==> flow/design.v <==
module RstGen(
    input           clk,
    input           asrst_n,
    output wire     srst_n
);
reg  asrst_n_d1, asrst_n_d2;
always @(posedge clk or negedge asrst_n) begin
    if (!asrst_n) begin
        asrst_n_d1 <= 1'b0;
        asrst_n_d2 <= 1'b0;
    end
    else begin
        asrst_n_d1 <= asrst_n;
        asrst_n_d2 <= asrst_n_d1;
    end
end
assign srst_n = asrst_n_d2;
endmodule
module RoundRobinArbiter(
    input wire clk,
    input wire asrst,            
    input wire en,
    input wire [2:0] req_vld,
    output reg [2:0] o_grant
);
reg [2:0] last_grant;            
always @(*) begin
    if (en)
        case (last_grant)
            'b001: begin
                if      (req_vld[1]) o_grant = 3'b010;
                else if (req_vld[2]) o_grant = 3'b100;
                else if (req_vld[0]) o_grant = 3'b001;
                else                 o_grant = 3'b000;
            end
            'b010: begin
                if      (req_vld[2]) o_grant = 3'b100;
                else if (req_vld[0]) o_grant = 3'b001;
                else if (req_vld[1]) o_grant = 3'b010;
                else                 o_grant = 3'b000;
            end
            'b100: begin
                if      (req_vld[0]) o_grant = 3'b001;
                else if (req_vld[1]) o_grant = 3'b010;
                else if (req_vld[2]) o_grant = 3'b100;
                else                 o_grant = 3'b000;
            end
            default: o_grant <= 3'b000;
        endcase
    else
        o_grant <= 3'b000;
end
always @(posedge clk or posedge asrst) begin
    if (asrst) last_grant <= 'b100;
    else if (en && (| req_vld)) begin
        last_grant <= o_grant;
    end
end
endmodule
module SyncFIFO #(
    parameter DEPTH = 192,
    parameter WIDTH = 8
)(
    input                           clk,
    input                           asrst,   
    input                           wren,    
    input           [WIDTH-1:0]     wrdata,  
    output   wire                   full,    
    input                           rden,    
    output   reg    [WIDTH-1:0]     rddata,  
    output   wire                   empty    
);
localparam ADDR_WIDTH = $clog2(DEPTH);       
reg  [WIDTH-1:0] mem [0:DEPTH-1];            
reg  [ADDR_WIDTH-1:0] wrptr;                 
reg  [ADDR_WIDTH-1:0] rdptr;
reg  [ADDR_WIDTH:0] cnt;                     
always @(posedge clk or posedge asrst) begin
    if (asrst) begin
        rdptr  <= 'd0;
        rddata <= 'd0;
    end 
    else if (rden && !empty) begin
        rddata <= mem[rdptr];
        if (rdptr < DEPTH - 1) 
            rdptr <= rdptr + 'd1;
        else rdptr <= 'd0;
    end
end
always @(posedge clk or posedge asrst) begin
    if (asrst) begin
        wrptr <= 'd0;
    end 
    else if (wren && !full) begin
        mem[wrptr] <= wrdata;
        if (wrptr < DEPTH - 1) 
            wrptr <= wrptr + 'd1;
        else wrptr <= 'd0;
    end
end
always @(posedge clk or posedge asrst) begin
    if (asrst) 
        cnt <= 'd0;
    else if ((wren && !full) && !(rden && !empty))
        cnt <= cnt + 'd1;
    else if (!(wren && !full) && (rden && !empty))
        cnt <= cnt - 'd1;
end
assign full = (cnt == DEPTH);
assign empty = (cnt == 0);
endmodule
module SyncFIFO_Bypass #(
    parameter   DEPTH = 8,
    parameter   WIDTH = 64
)(
    input                       CLK,
    input                       Reset,       
    input                       i_WrEn,      
    input       [WIDTH-1:0]     i_WrData,    
    output wire                 o_Valid,     
    output wire [WIDTH-1:0]     o_Data,
    input                       i_Grant,
    output wire                 o_Grant
);
wire                    fifo_wren, fifo_rden;
wire                    fifo_empty;
wire  [WIDTH-1:0]       fifo_wrdata, fifo_rddata;
reg   [WIDTH-1:0]       i_WrData_reg;        
reg                     i_Grant_reg;         
reg                     fifo_empty_reg;      
always @(posedge CLK) begin
    i_WrData_reg <= i_WrData;
    i_Grant_reg  <= i_Grant;
    fifo_empty_reg <= fifo_empty;
end
assign o_Valid = i_Grant_reg;
assign fifo_wren = (i_WrEn && i_Grant && fifo_empty) ? 0 : i_WrEn;
assign fifo_wrdata = i_WrData;
assign fifo_rden = i_Grant;
assign o_Grant = fifo_empty ? i_WrEn : 1;
assign o_Data  = (i_Grant_reg && fifo_empty_reg) ? i_WrData_reg : fifo_rddata;
SyncFIFO #(
    .DEPTH      ( DEPTH         ),
    .WIDTH      ( WIDTH         )
)u_SyncFIFO(
    .clk        ( CLK           ),
    .asrst      ( Reset         ),
    .wren       ( fifo_wren     ),
    .wrdata     ( fifo_wrdata   ),
    .full       (               ),
    .rden       ( fifo_rden     ),
    .rddata     ( fifo_rddata   ),
    .empty      ( fifo_empty    )
);
endmodule
module PassC #(
    parameter WIDTH = 8
)(
    input                       CLK,
    input                       Reset,       
    input                       i_WrEn,      
    input       [WIDTH-1:0]     i_WrData,    
    output reg                  o_Valid,     
    output reg  [WIDTH-1:0]     o_Data,
    input                       i_Grant,
    output wire                 o_Grant
);
assign o_Grant = i_WrEn;
always @(posedge CLK or posedge Reset) begin
    if (Reset)
        o_Valid <= 'd0;
    else
        o_Valid <= i_Grant;
end
always @(posedge CLK or posedge Reset) begin
    if (Reset)
        o_Data  <= 'd0;
    else if (i_Grant)
        o_Data  <= i_WrData;
end
endmodule
module ArbTop #(
    parameter   FIFO_DEPTH = 8,
    parameter   WIDTH = 64
)(
    input                       CLK,
    input                       ASynReset_N,
    input                       i_DataValid_A, i_DataValid_B, i_DataValid_C,
    input       [WIDTH-1:0]     i_DataIn_A,    i_DataIn_B,    i_DataIn_C,
    input                       i_DataGrant_D,
    output wire                 o_DataValid_D,
    output wire [WIDTH-1:0]     o_DataOut_D,
    output wire                 o_DataGrant_A, o_DataGrant_B, o_DataGrant_C
);
wire                SynReset_N;
wire  [2:0]         arb_req, arb_grant;
wire                PassA_DataVld, PassB_DataVld, PassC_DataVld;
wire  [WIDTH-1:0]   PassA_Data,    PassB_Data,    PassC_Data;
assign {o_DataGrant_C, o_DataGrant_B, o_DataGrant_A} = arb_grant;
assign o_DataValid_D = (PassA_DataVld || PassB_DataVld || PassC_DataVld);
assign o_DataOut_D = PassA_DataVld ? PassA_Data :
                     PassB_DataVld ? PassB_Data :
                     PassC_DataVld ? PassC_Data :
                     0;
RstGen u_RstGen(
    .clk        ( CLK           ),
    .asrst_n    ( ASynReset_N   ),
    .srst_n     ( SynReset_N    )
);
RoundRobinArbiter u_RoundRobinArbiter(
    .clk        ( CLK           ),
    .asrst      ( ~SynReset_N   ),
    .en         ( i_DataGrant_D ),
    .req_vld    ( arb_req       ),
    .o_grant    ( arb_grant     )
);
SyncFIFO_Bypass #(
    .DEPTH      ( FIFO_DEPTH    ),
    .WIDTH      ( WIDTH         )
) u_PassA (
    .CLK        ( CLK           ),
    .Reset      ( ~SynReset_N   ),
    .i_Grant    ( arb_grant[0]  ),
    .i_WrEn     ( i_DataValid_A ),
    .i_WrData   ( i_DataIn_A    ),
    .o_Grant    ( arb_req[0]    ),
    .o_Valid    ( PassA_DataVld ),
    .o_Data     ( PassA_Data    )
);
SyncFIFO_Bypass #(
    .DEPTH      ( FIFO_DEPTH    ),
    .WIDTH      ( WIDTH         )
) u_PassB (
    .CLK        ( CLK           ),
    .Reset      ( ~SynReset_N   ),
    .i_Grant    ( arb_grant[1]  ),
    .i_WrEn     ( i_DataValid_B ),
    .i_WrData   ( i_DataIn_B    ),
    .o_Grant    ( arb_req[1]    ),
    .o_Valid    ( PassB_DataVld ),
    .o_Data     ( PassB_Data    )
);
PassC #(
    .WIDTH      ( WIDTH         )
)u_PassC (
    .CLK        ( CLK           ),
    .Reset      ( ~SynReset_N   ),
    .i_Grant    ( arb_grant[2]  ),
    .i_WrEn     ( i_DataValid_C ),
    .i_WrData   ( i_DataIn_C    ),
    .o_Grant    ( arb_req[2]    ),
    .o_Valid    ( PassC_DataVld ),
    .o_Data     ( PassC_Data    )
);
endmodule
Step by step through the tools: ArbTop
What the tools print for ArbTop, step after step.
Line numbers count from 1 in the design file above.
Cell names lack the library's common part.
A cell with -- has no value.

design
  top module = ArbTop
  clock input = CLK
  cell library = sky130hd
  library corner = tt_025C_1v80

Elaborated design
Yosys after proc, flatten, opt, wreduce and memory -nomap, before mapping. Print and check cells are not counted. Equal cells are merged and count once.

storage and ports
  flip-flop bits (word level) = 1374
  bits in latches = 0
  memory bits (writable) = 0
  ROM bits = 0
  clocked read ports x word width = 0
  memories = 0
  input bits = 198
  cells after elaboration = 160

cells by class
  add/sub/neg operators = 8
  $mul = 0
  divide/modulo/power cells = 0
  $lt $le $gt $ge = 4
  equality and inequality tests = 33
  shifts and indexed selects = 0
  muxes and demuxes = 30
  bitwise operators = 0
  reductions and logical operators = 50

operator list
  kind                                                                 number
  64-bit case mux with 8-bit select                                    2
  64-bit two-way mux                                                   5
  3-bit == test (second input constant)                                17
  3-bit AND reduction                                                  16
  3-bit two-way mux                                                    12
  3-bit by 2-bit == test with 1-bit output (second input constant)     9
  4-bit two-way mux                                                    4
  1-bit logical AND                                                    15
  3-bit by 1-bit == test with 1-bit output (second input constant)     5
  3-bit by 1-bit adder with 3-bit output (second input constant)       4
  3-bit < comparator (second input constant)                           4
  3-bit zero test                                                      4
  3-bit case mux with 3-bit select                                     1
  1-bit zero test                                                      8
  4-bit by 1-bit adder with 4-bit output (second input constant)       2
  4-bit by 1-bit subtractor with 4-bit output (second input constant)  2
  4-bit == test (second input constant)                                2
  4-bit zero test                                                      2
  1-bit two-way mux                                                    5
  2-bit nonzero test                                                   2
  3-bit OR reduction                                                   1
  1-bit logical OR                                                     2
  2-bit two-way mux                                                    1

Depth
Depth = most cells in a row (Yosys ltp): at word level without a register or memory, in the mapped netlist without a sequential cell, where the memories' decode and read muxes count.

depth
  depth in word-level cells = 15
  ABC_AREA = 0
  depth in mapped cells = 15

Synthesis result
The flow's flattened synthesis, as Yosys stat reports it; memories are mapped. The netlist is that of the ABC_AREA named above (0 if unset); the other value can give another one.

mapped netlist
  cells in the netlist = 2997
  mapped area = 51852.2 um^2
  sequential part of the area = 38848.5 um^2
  flip-flops = 1374

cell types
  type      number  total area (um^2)
  edfxtp_1  1024    3.07E+04
  dfrtp_1   217     5.43E+03
  mux2_2    346     3.9E+03
  dfxtp_1   132     2.64E+03
  a22o_1    104     910.874
  a222oi_1  86      860.826
  a221oi_1  89      779.498
  a22oi_1   103     773.242
  mux2i_1   70      700.672
  clkbuf_1  159     596.822
  a21oi_1   114     570.547
  a221o_1   57      570.547
  mux2_4    26      390.374
  ha_1      28      350.336
  nor2_1    74      277.766
  nand2_1   72      270.259
  a31oi_1   41      256.496
  a211o_1   19      166.41

Other cell types: 47; their cells: 236.
The figures by module come from a second, unflattened synthesis with its own total; it is not the netlist above.

second synthesis, totals
  cells (unflattened synthesis) = 3222
  area (unflattened synthesis) = 53233.6 um^2

Each row is one instance without its submodules.

modules
  module             times used  cells  area (um^2)
  SyncFIFO           2           1240   22042.4
  SyncFIFO_Bypass    2           139    2168.3
  PassC #(WIDTH=64)  1           138    2715.1
  ArbTop             1           293    1737.9
  RoundRobinArbiter  1           31     309.0
  RstGen             1           2      50.0

Worst setup path after synthesis
OpenSTA on the mapped netlist: ideal clock, no wires. The path of least setup slack (recovery checks aside). Input and output delay are each 20% of the period. Register names are those of the netlist, which keeps one name where synthesis merged equal registers.

timing path post-synthesis
  kind = register to register
  from = register u_RstGen.asrst_n_d2
  to = register u_PassA.u_SyncFIFO.mem[1][0]
  clock period = 6.0 ns
  setup time = 0.661 ns
  time at the first pin = 0.000 ns
  data arrival time = 12.377 ns
  required time = 5.339 ns
  slack = -7.038 ns
  delay of the path = 13.038 ns
  stages = 3
  path buffers = 0
  synthesis period reached = 13.038 ns

"delay of the path" is the arrival time less input delay plus setup time.
"stages": output pins that drive a net of the path, with the launching flip-flop's if there is one; two outputs of one cell count as two.
"synthesis period reached" is the clock period less the worst setup slack; recovery checks do not enter. This is arithmetic on one report: input and output delays are still those of the set period (20% each).
Between the ends stands the longest chain of elaborated cells between them, by number of cells; it is not shown to be the way that was timed. Of several equally long chains one is given.
A line is the first line of the expression or statement that the cell stems from. Yosys adds cells for indexed reads and writes and turns some case tables into memories.

on the way, post-synthesis
  cells stage by stage = dfrtp_1 nand2_1 o41ai_1
  length of the longest elaborated chain = 1

RTL lines, path post-synthesis
  element              RTL line  RTL
  start, declared      6         reg  asrst_n_d1, asrst_n_d2;
  start, assigned      10        asrst_n_d2 <= 1'b0;
  start, assigned      14        asrst_n_d2 <= asrst_n_d1;
  3-bit AND reduction  --
  end, assigned        95        mem[wrptr] <= wrdata;
  end, declared        74        reg  [WIDTH-1:0] mem [0:DEPTH-1];

Worst path after layout
From the final timing report of run A: the path of least setup slack in the routed layout; clock arrival at registers is part of the times.

timing path post-layout
  kind = register to output
  from = register u_PassA.u_SyncFIFO.cnt[3]
  to = output port o_DataGrant_B
  clock period = 6.0 ns
  external output delay = 1.20 ns
  time at the first pin = 0.73 ns
  data arrival time = 3.70 ns
  required time = 4.80 ns
  slack = 1.10 ns
  stages = 6
  path buffers = 1

Between the ends stands the longest chain of elaborated cells between them, by number of cells; it is not shown to be the way that was timed. Of several equally long chains one is given.
At most two assigning lines are given for a register; there are more.

on the way, post-layout
  cells stage by stage = dfrtp_1 or4_1 a2111oi_4 nor2_1 nor3_1 clkdlybuf4s50_1
  length of the longest elaborated chain = 6

RTL lines, path post-layout
  element                           RTL line  RTL
  start, declared                   77        reg  [ADDR_WIDTH:0] cnt;
  start, assigned                   105       cnt <= cnt + 'd1;
  start, assigned                   107       cnt <= cnt - 'd1;
  4-bit zero test                   110       assign empty = (cnt == 0);
  1-bit two-way mux                 140       assign o_Grant = fifo_empty ? i_WrEn : 1;
  3-bit two-way mux                 38        else if (req_vld[0]) o_grant = 3'b001;
  3-bit two-way mux                 37        if      (req_vld[2]) o_grant = 3'b100;
  3-bit case mux with 3-bit select  29        case (last_grant)
  3-bit two-way mux                 28        if (en)
  end, declared                     193       output wire                 o_DataGrant_A, o_DataGrant_B, o_DataGrant_C

==> results <==
Below are 5 stored runs of the flow (Yosys, OpenROAD; platform sky130hd) on ArbTop, each with its settings and what was measured, unordered. Constraints: input delay and output delay 20% of the set period each, output load 0.01 pF.
"achieved clock period (ns)" = clock period - worst setup slack. The figure is calculated, with input and output delays left at 20% of the set period.
"worst setup path time (ns)" is the time allowed to the run's worst setup path (the clock period less input and output delay, where it has them) less its slack. Clock arrival times count: a late capture clock shortens it, a late launch clock lengthens it.
"finish__power__total" is the tool's figure for a default switching activity; nothing was simulated.

settings of run A
{
  "CORE_UTILIZATION": 40,
  "period_ns": 6.0,
  "CAP_MARGIN": 20,
  "CORE_MARGIN": 2,
  "SLEW_MARGIN": 20
}
report of run A
yosys chip area after synthesis (um^2): 51852.2
finish__design__die__area: 132525.0
finish__design__instance__area__stdcell: 61566.5
finish__design__instance__utilization: 0.4767
finish__timing__setup__ws: 1.102
finish__timing__setup__tns: 0.000
finish__timing__hold__ws: 0.252
finish__power__total: 2.201e-02
achieved clock period (ns): 4.898
worst setup path time (ns): 3.70
worst setup path kind: register to output

settings of run B
{
  "ABC_AREA": 1,
  "CAP_MARGIN": 25,
  "CORE_MARGIN": 3,
  "CORE_UTILIZATION": 39,
  "CTS_CLUSTER_SIZE": 36,
  "PLACE_DENSITY_LB_ADDON": 0.2,
  "SETUP_SLACK_MARGIN": 0.19,
  "SLEW_MARGIN": 0,
  "period_ns": 4.93
}
report of run B
yosys chip area after synthesis (um^2): 52819.4
finish__design__die__area: 139887.0
finish__design__instance__area__stdcell: 62456.2
finish__design__instance__utilization: 0.4662
finish__timing__setup__ws: 0.432
finish__timing__setup__tns: 0.000
finish__timing__hold__ws: 0.236
finish__power__total: 2.691e-02
achieved clock period (ns): 4.498
worst setup path time (ns): 3.51
worst setup path kind: register to output

settings of run C
{
  "ABC_AREA": 1,
  "CAP_MARGIN": 35,
  "CELL_PAD_IN_SITES_DETAIL_PLACEMENT": 2,
  "CELL_PAD_IN_SITES_GLOBAL_PLACEMENT": 1,
  "CORE_MARGIN": 6,
  "CORE_UTILIZATION": 43,
  "CTS_CLUSTER_DIAMETER": 353,
  "CTS_CLUSTER_SIZE": 86,
  "GPL_ROUTABILITY_DRIVEN": 0,
  "GPL_TIMING_DRIVEN": 0,
  "MAX_ROUTING_LAYER": "met5",
  "MIN_ROUTING_LAYER": "met2",
  "PLACE_DENSITY_LB_ADDON": 0.2,
  "SLEW_MARGIN": 0,
  "TNS_END_PERCENT": 85,
  "period_ns": 4.93
}
report of run C
yosys chip area after synthesis (um^2): 52819.4
finish__design__die__area: 131392.0
finish__design__instance__area__stdcell: 59484.6
finish__design__instance__utilization: 0.4887
finish__timing__setup__ws: -0.154
finish__timing__setup__tns: -0.544
finish__timing__hold__ws: 0.318
finish__power__total: 2.141e-02
achieved clock period (ns): 5.084
worst setup path time (ns): 4.10
worst setup path kind: register to output

settings of run D
{
  "ABC_AREA": 1,
  "CORE_MARGIN": 5,
  "CORE_UTILIZATION": 40,
  "CTS_CLUSTER_SIZE": 67,
  "GPL_ROUTABILITY_DRIVEN": 0,
  "SLEW_MARGIN": 25,
  "TNS_END_PERCENT": 10,
  "period_ns": 6.0,
  "CAP_MARGIN": 20
}
report of run D
yosys chip area after synthesis (um^2): 52819.4
finish__design__die__area: 139416.0
finish__design__instance__area__stdcell: 62107.1
finish__design__instance__utilization: 0.4730
finish__timing__setup__ws: 1.119
finish__timing__setup__tns: 0.000
finish__timing__hold__ws: 0.350
finish__power__total: 2.216e-02
achieved clock period (ns): 4.881
worst setup path time (ns): 3.68
worst setup path kind: register to output

settings of run E
{
  "ABC_AREA": 1,
  "CELL_PAD_IN_SITES_DETAIL_PLACEMENT": 1,
  "CORE_MARGIN": 5,
  "CORE_UTILIZATION": 40,
  "CTS_CLUSTER_SIZE": 67,
  "GPL_ROUTABILITY_DRIVEN": 1,
  "SETUP_SLACK_MARGIN": 0.61,
  "SLEW_MARGIN": 25,
  "TNS_END_PERCENT": 10,
  "period_ns": 6.0,
  "CAP_MARGIN": 20
}
report of run E
yosys chip area after synthesis (um^2): 52819.4
finish__design__die__area: 139416.0
finish__design__instance__area__stdcell: 62139.6
finish__design__instance__utilization: 0.4733
finish__timing__setup__ws: 1.126
finish__timing__setup__tns: 0.000
finish__timing__hold__ws: 0.347
finish__power__total: 2.242e-02
achieved clock period (ns): 4.874
worst setup path time (ns): 3.67
worst setup path kind: register to output
